==> flow/design.v <==
module cordic(
    input signed [29:0] i_angle,
    input i_clk,
    input i_rst,
    input i_start,
    output signed [29:0] o_sin,
    output signed [29:0] o_cos,
    output o_done
);
localparam WD_EXT = 28;
localparam WD_INT = 62;
localparam START_VAL = 64'h26dd3b6a10d79a00;
localparam max_i = 8'd62;
reg signed [WD_INT+1:0] x;
reg signed [WD_INT+1:0] y; 
reg signed [WD_INT+1:0] z; 
reg signed [WD_INT+1:0] angle;
reg done;
assign o_done = done;
assign o_sin = y[(WD_INT+1):(WD_INT-WD_EXT)];
assign o_cos = x[(WD_INT+1):(WD_INT-WD_EXT)];
reg [7:0] i;
reg [7:0] state;
localparam 
    s_rst = 8'b0,
    s_work = 8'b1;
wire [WD_INT+1:0] atan [WD_INT:0];
assign atan[0] = 	63'h3243f6a8885a3000;
assign atan[1] = 	63'h1dac670561bb4f00;
assign atan[2] = 	63'hfadbafc96406e80;
assign atan[3] = 	63'h7f56ea6ab0bdb80;
assign atan[4] = 	63'h3feab76e59fbd40;
assign atan[5] = 	63'h1ffd55bba976250;
assign atan[6] = 	63'hfffaaadddb94d8;
assign atan[7] = 	63'h7fff5556eeea5c;
assign atan[8] = 	63'h3fffeaaab7776e;
assign atan[9] = 	63'h1ffffd5555bbbc;
assign atan[10] = 	63'hfffffaaaaadde;
assign atan[11] = 	63'h7fffff555556e;
assign atan[12] = 	63'h3fffffeaaaaaa;
assign atan[13] = 	63'h1ffffffd55554;
assign atan[14] = 	63'hfffffffaaaaa;
assign atan[15] = 	63'h7fffffff5554;
assign atan[16] = 	63'h3fffffffeaaa;
assign atan[17] = 	63'h1ffffffffd54;
assign atan[18] = 	63'hfffffffffaa;
assign atan[19] = 	63'h7fffffffff4;
assign atan[20] = 	63'h3fffffffffe;
assign atan[21] = 	63'h1fffffffffe;
assign atan[22] = 	63'hfffffffffe;
assign atan[23] = 	63'h7ffffffffe;
assign atan[24] = 	63'h3ffffffffe;
assign atan[25] = 	63'h1ffffffffe;
assign atan[26] = 	63'hffffffffe;
assign atan[27] = 	63'h800000000;
assign atan[28] = 	63'h400000000;
assign atan[29] = 	63'h200000000;
assign atan[30] = 	63'h100000000;
assign atan[31] = 	63'h80000000;
assign atan[32] = 	63'h40000000;
assign atan[33] = 	63'h20000000;
assign atan[34] = 	63'h10000000;
assign atan[35] = 	63'h8000000;
assign atan[36] = 	63'h4000000;
assign atan[37] = 	63'h2000000;
assign atan[38] = 	63'h1000000;
assign atan[39] = 	63'h800000;
assign atan[40] = 	63'h400000;
assign atan[41] = 	63'h200000;
assign atan[42] = 	63'h100000;
assign atan[43] = 	63'h80000;
assign atan[44] = 	63'h40000;
assign atan[45] = 	63'h20000;
assign atan[46] = 	63'h10000;
assign atan[47] = 	63'h8000;
assign atan[48] = 	63'h4000;
assign atan[49] = 	63'h2000;
assign atan[50] = 	63'h1000;
assign atan[51] = 	63'h800;
assign atan[52] = 	63'h400;
assign atan[53] = 	63'h200;
assign atan[54] = 	63'h100;
assign atan[55] = 	63'h80;
assign atan[56] = 	63'h40;
assign atan[57] = 	63'h20;
assign atan[58] = 	63'h10;
assign atan[59] = 	63'h8;
assign atan[60] = 	63'h4;
assign atan[61] = 	63'h2;
assign atan[62] = 	63'h1;
always @(posedge i_clk) begin
    if(i_rst) begin
        x <= 0;
        y <= 0;
        done <= 0;
        i <= 0;
        state <= s_rst;
    end
    else begin
        case (state)
            s_rst: begin
                if(i_start) begin
                    angle <= i_angle <<< (WD_INT-WD_EXT);
                    state <= s_work;
                    i <= 0;
                    x <= START_VAL;
                    y <= 0;
                    z <= 0;
                    done <= 0;
                end
            end
            s_work: begin
                if (z<=angle) begin
                    z <= z + atan[i];
                    x <= x - (y>>>i);
                    y <= y + (x>>>i);
                end
                else begin
                    z <= z - atan[i];
                    x <= x + (y>>>i);
                    y <= y - (x>>>i);
                end
                i <= i+1;
                if(i == max_i) begin
                    done <= 1'b1;
                    state <= s_rst;
                end
            end
        endcase
    end
end
endmodule
## From RTL to reports: cordic

The steps from the RTL of cordic to its reports follow in flow order.
Line numbers count from 1 in the design file above.
Library cell names are shortened.
A cell with -- has no value.

| design | value |
|---|---|
| top | cordic |
| clock input | i_clk |
| standard-cell library | sky130hd |
| library corner | tt_025C_1v80 |

## After elaboration

Yosys after proc, flatten, opt, wreduce and memory -nomap, before mapping. Memory bits, and registers merged into a memory's read port (data or address), are not among the register bits. Print and check cells are not counted. Equal cells are merged and count once.

| operators by class | value |
|---|---|
| divide/modulo/power cells | 0 |
| $add $sub $neg | 7 |
| muxes and demuxes | 23 |
| shift-type cells | 2 |
| reductions and logical operators | 7 |
| $mul | 0 |
| $lt $le $gt $ge | 1 |
| bitwise gates (word level) | 1 |
| equal/unequal tests | 66 |

Operators by type and width:

| operator | count |
|---|---|
| 64-bit case mux with 63-bit select | 1 |
| 64-bit 2-to-1 mux | 11 |
| 64-bit case mux with 2-bit select | 3 |
| 64-bit adder | 3 |
| 64-bit subtractor | 3 |
| 6-bit == test (second input constant) | 31 |
| 64-bit by 8-bit >>> shifter with 64-bit output | 2 |
| 6-bit by 5-bit == test with 1-bit output (second input constant) | 16 |
| 64-bit <= comparator | 1 |
| 6-bit by 4-bit == test with 1-bit output (second input constant) | 8 |
| 8-bit case mux with 2-bit select | 2 |
| 6-bit by 3-bit == test with 1-bit output (second input constant) | 4 |
| 8-bit 2-to-1 mux | 3 |
| 6-bit by 2-bit == test with 1-bit output (second input constant) | 2 |
| 3-bit AND reduction | 3 |
| 8-bit by 1-bit adder with 8-bit output (second input constant) | 1 |
| 8-bit by 1-bit == test with 1-bit output (second input constant) | 1 |
| 8-bit by 6-bit == test with 1-bit output (second input constant) | 1 |
| 8-bit logical NOT | 1 |
| 6-bit by 1-bit == test with 1-bit output (second input constant) | 1 |
| 6-bit logical NOT | 1 |
| 2-bit != test (second input constant) | 2 |
| 2-bit AND reduction | 1 |
| 2-bit nonzero test | 1 |
| 1-bit case mux with 2-bit select | 1 |
| 1-bit 2-to-1 mux | 2 |
| 1-bit inverter | 1 |

| storage and ports | value |
|---|---|
| RAM bits | 0 |
| elaborated cells | 114 |
| memory cells | 0 |
| output and inout port bits | 61 |
| memory bits (read-only) | 0 |
| latch bits | 0 |
| register bits after elaboration | 239 |
| word width x clocked read ports | 0 |

## Longest topological paths

Longest topological path by Yosys (ltp), each cell counted once; first at word level (registers and memories cut), then after technology mapping (sequential cells cut; the memories' decode and read muxes count).

| depth | value |
|---|---|
| depth after elaboration | 8 |
| ABC_AREA | 0 |
| gate-level depth with buffers | 39 |
| depth with buffers taken out | 31 |

## Mapped cells and area

The flow's flattened synthesis, as Yosys stat reports it; memories are mapped. The netlist is that of the ABC_AREA named above (0 if unset); the other value can give another one.

Cell types:

| cell type | count | area in all (µm²) |
|---|---|---|
| ha_1 | 232 | 2.9E+03 |
| edfxtp_1 | 94 | 2.82E+03 |
| dfxtp_1 | 139 | 2.78E+03 |
| nor2_1 | 534 | 2E+03 |
| a21oi_1 | 356 | 1.78E+03 |
| xnor2_1 | 198 | 1.73E+03 |
| nand2_1 | 411 | 1542.73 |
| o21ai_0 | 296 | 1.48E+03 |
| xor2_1 | 151 | 1.32E+03 |
| a21o_1 | 134 | 1.01E+03 |
| mux2i_1 | 88 | 880.845 |
| mux2_2 | 77 | 867.082 |
| nor3_1 | 151 | 755.725 |
| a22oi_1 | 100 | 750.72 |
| o22ai_1 | 108 | 675.648 |
| nand3_1 | 131 | 655.629 |
| clkbuf_1 | 164 | 615.59 |
| buf_4 | 74 | 555.533 |

Other cell types: 102; their cells: 1261.

| mapped netlist | value |
|---|---|
| cells in the netlist | 4699 |
| buffers | 344 |
| area of sequential cells | 5605.4 µm² |
| mapped flip-flops | 233 |
| chip area (Yosys) | 34569.4 µm² |

## Path before layout

Path of least setup slack by OpenSTA after synthesis, without wires, with an ideal clock, recovery checks aside; 20% of the period is set as input and as output delay. Where synthesis merged equal registers, the netlist keeps one of their names.

| timing path after synthesis | value |
|---|---|
| path type | register -> register |
| start | register i[0] |
| end | register z[56] |
| driving pins on the path | 37 |
| path slack | 3.260 ns |
| period | 11.0 ns |
| arrival | 7.474 ns |
| buffers on the path | 7 |
| data required time | 10.734 ns |
| delay of the path | 7.740 ns |
| synthesis period reached | 7.74 ns |

"delay of the path" is the arrival time less input delay plus setup time.
"driving pins on the path" counts driving pins, that of a launching flip-flop among them; a cell with two outputs on the path counts twice.
"synthesis period reached" = period - worst setup slack (recovery checks aside). The figure is calculated, with input and output delays left at 20% of the set period.
Between the ends stands the longest chain of elaborated cells between them, by number of cells; it is not shown to be the way that was timed. Of several equally long chains one is given.
A line is the first line of the expression or statement that the cell stems from. Yosys adds cells for indexed reads and writes and turns some case tables into memories.
At most two assigning lines are given for a register; there are more.

| on the way, after synthesis | value |
|---|---|
| cell sequence | dfxtp_1 -> buf_6 -> buf_8 -> buf_8 -> buf_8 -> buf_6 -> buf_6 -> buf_8 -> inv_1 -> ha_1 -> or2_2 -> nand3_1 -> nand2_1 -> a2111oi_0 -> and4b_1 -> and3_1 -> nand3_1 -> nor3_1 -> and2_1 -> nand2_1 -> o21ai_0 -> xnor2_1 -> ha_1 -> a21o_1 -> a21o_1 -> a31oi_1 -> o211ai_1 -> a21o_1 -> a221oi_1 -> a41oi_1 -> a21oi_1 -> o21ai_0 -> a211o_1 -> a31o_2 -> a221oi_1 -> xor2_1 -> nor2_1 |
| cells in the longest elaborated chain | 8 |

Ends and longest elaborated chain, after synthesis:

| item | line | RTL |
|---|---|---|
| from (decl) | 22 | `reg [7:0] i;` |
| from (assign) | 96 | `i <= 0;` |
| from (assign) | 123 | `i <= i+1;` |
| 6-bit == test | 119 | `z <= z - atan[i];` |
| 64-bit case mux with 63-bit select | 119 |  |
| 64-bit 2-to-1 mux | 113 | `if (z<=angle) begin` |
| 64-bit 2-to-1 mux | 100 | `case (state)` |
| 64-bit 2-to-1 mux | 92 | `if(i_rst) begin` |
| 64-bit subtractor | 119 |  |
| 64-bit 2-to-1 mux | 113 |  |
| 64-bit case mux with 2-bit select | 100 |  |
| to (assign) | 114 | `z <= z + atan[i];` |
| to (assign) | 119 |  |
| to (decl) | 16 | `reg signed [WD_INT+1:0] z;` |

## Path in the finished layout

Path of least setup slack in the final report of job 3 (OpenROAD, finished layout, wires in). Where an end is a register, its clock arrival counts in the times.

| timing path post-layout | value |
|---|---|
| path type | register -> register |
| start | register i[3] |
| end | register x[62] |
| buffers on the path | 3 |
| data required time | 14.62 ns |
| arrival | 10.58 ns |
| driving pins on the path | 28 |
| period | 14.1 ns |
| path slack | 4.04 ns |

Between the ends stands the longest chain of elaborated cells between them, by number of cells; it is not shown to be the way that was timed. Of several equally long chains one is given.
At most two assigning lines are given for a register; there are more.

| on the way, post-layout | value |
|---|---|
| cell sequence | dfxtp_4 -> buf_4 -> buf_4 -> or2_2 -> nor2_1 -> and3_1 -> a2111oi_2 -> buf_4 -> a31oi_1 -> or4b_1 -> nor4b_2 -> nand2_1 -> inv_1 -> nand2_1 -> o21ai_0 -> xor2_1 -> ha_1 -> nand2_1 -> nor4_1 -> nand4_1 -> a211oi_1 -> o21ai_0 -> a21oi_1 -> nor4_1 -> o31ai_1 -> a21oi_1 -> xnor2_1 -> a22o_1 |
| cells in the longest elaborated chain | 4 |

Ends and longest elaborated chain, post-layout:

| item | line | RTL |
|---|---|---|
| from (decl) | 22 | `reg [7:0] i;` |
| from (assign) | 96 | `i <= 0;` |
| from (assign) | 123 | `i <= i+1;` |
| 64-bit by 8-bit >>> shifter with 64-bit output | 120 | `x <= x + (y>>>i);` |
| 64-bit adder | 120 |  |
| 64-bit 2-to-1 mux | 113 | `if (z<=angle) begin` |
| 64-bit case mux with 2-bit select | 100 | `case (state)` |
| to (assign) | 115 | `x <= x - (y>>>i);` |
| to (assign) | 120 |  |
| to (decl) | 14 | `reg signed [WD_INT+1:0] x;` |

Appendix: measured runs

Settings and measured results of 5 stored flow runs for module cordic (sky130hd), not sorted in any way. The constraints put input and output delay at 20% of the set period each and load the outputs with 0.01 pF.
"period achieved" means the clock period less the worst setup slack. The figure is calculated, with input and output delays left at 20% of the set period.
"worst setup path time" = time allowed to the worst setup path (clock period - input delay - output delay, where it has them) - its slack; a late launch clock adds to it, a late capture clock takes from it.
"total power of the final layout" rests on the timing tool's default activity at the inputs, not on a simulated workload.
A setting shown as - is not set for that run.
Among the results, - means that no value is shown for the run.

| run | CELL_PAD_IN_SITES_DETAIL_PLACEMENT | CORE_ASPECT_RATIO | CORE_MARGIN | CORE_UTILIZATION | CTS_CLUSTER_DIAMETER | CTS_CLUSTER_SIZE | GPL_ROUTABILITY_DRIVEN | MAX_ROUTING_LAYER | SLEW_MARGIN | TNS_END_PERCENT | period_ns | CAP_MARGIN | CELL_PAD_IN_SITES_GLOBAL_PLACEMENT | GPL_TIMING_DRIVEN | MIN_ROUTING_LAYER | PLACE_DENSITY_LB_ADDON | SETUP_SLACK_MARGIN | mapped cell area after synthesis (µm²) | die area (µm²) | standard-cell area after layout (µm²) | utilization in the final report (%) | smallest setup slack (ns) | setup TNS (ns) | worst hold slack (ns) | total power of the final layout (mW) | period achieved (ns) | worst setup path time (ns) | type of the worst setup path |
|---|---|---|---|---|---|---|---|---|---|---|---|---|---|---|---|---|---|---|---|---|---|---|---|---|---|---|---|---|
| job 1 | 1 | 1.98 | 7 | 17 | 328 | 100 | 0 | met4 | 20 | 50 | 6.65 | 20 | - | - | - | - | - | - | - | - | - | - | - | - | - | - | - | - |
| job 2 | 1 | 0.82 | 2 | 64 | - | 45 | - | - | 30 | 15 | 8.18 | 30 | 3 | 0 | met1 | 0.05 | 1.74 | - | - | - | - | - | - | - | - | - | - | - |
| job 3 | 1 | - | 2 | 17 | - | 100 | - | met4 | 0 | - | 14.1 | 20 | - | - | - | 0.24 | - | 34569.4 | 206970.0 | 39326.5 | 19.5 | 4.038 | 0.000 | 0.529 | 5.772 | 10.062 | 10.06 | register -> register |
| job 4 | - | 0.78 | 7 | 58 | 225 | 88 | - | met4 | 25 | 70 | 12.0 | 20 | 1 | - | met2 | 0.06 | 1.5 | - | - | - | - | - | - | - | - | - | - | - |
| job 5 | - | - | 2 | 20 | - | - | - | - | 20 | - | 10.4 | 20 | - | - | - | - | - | 34569.4 | 176190.0 | 39349.0 | 22.9 | 1.336 | 0.000 | 0.471 | 7.705 | 9.064 | 9.06 | register -> register |

Job 1: unfinished; error ODB-0269 in routing
Job 2: unfinished; error FLW-0024 in placement
Job 4: unfinished; error GRT-0116 in routing
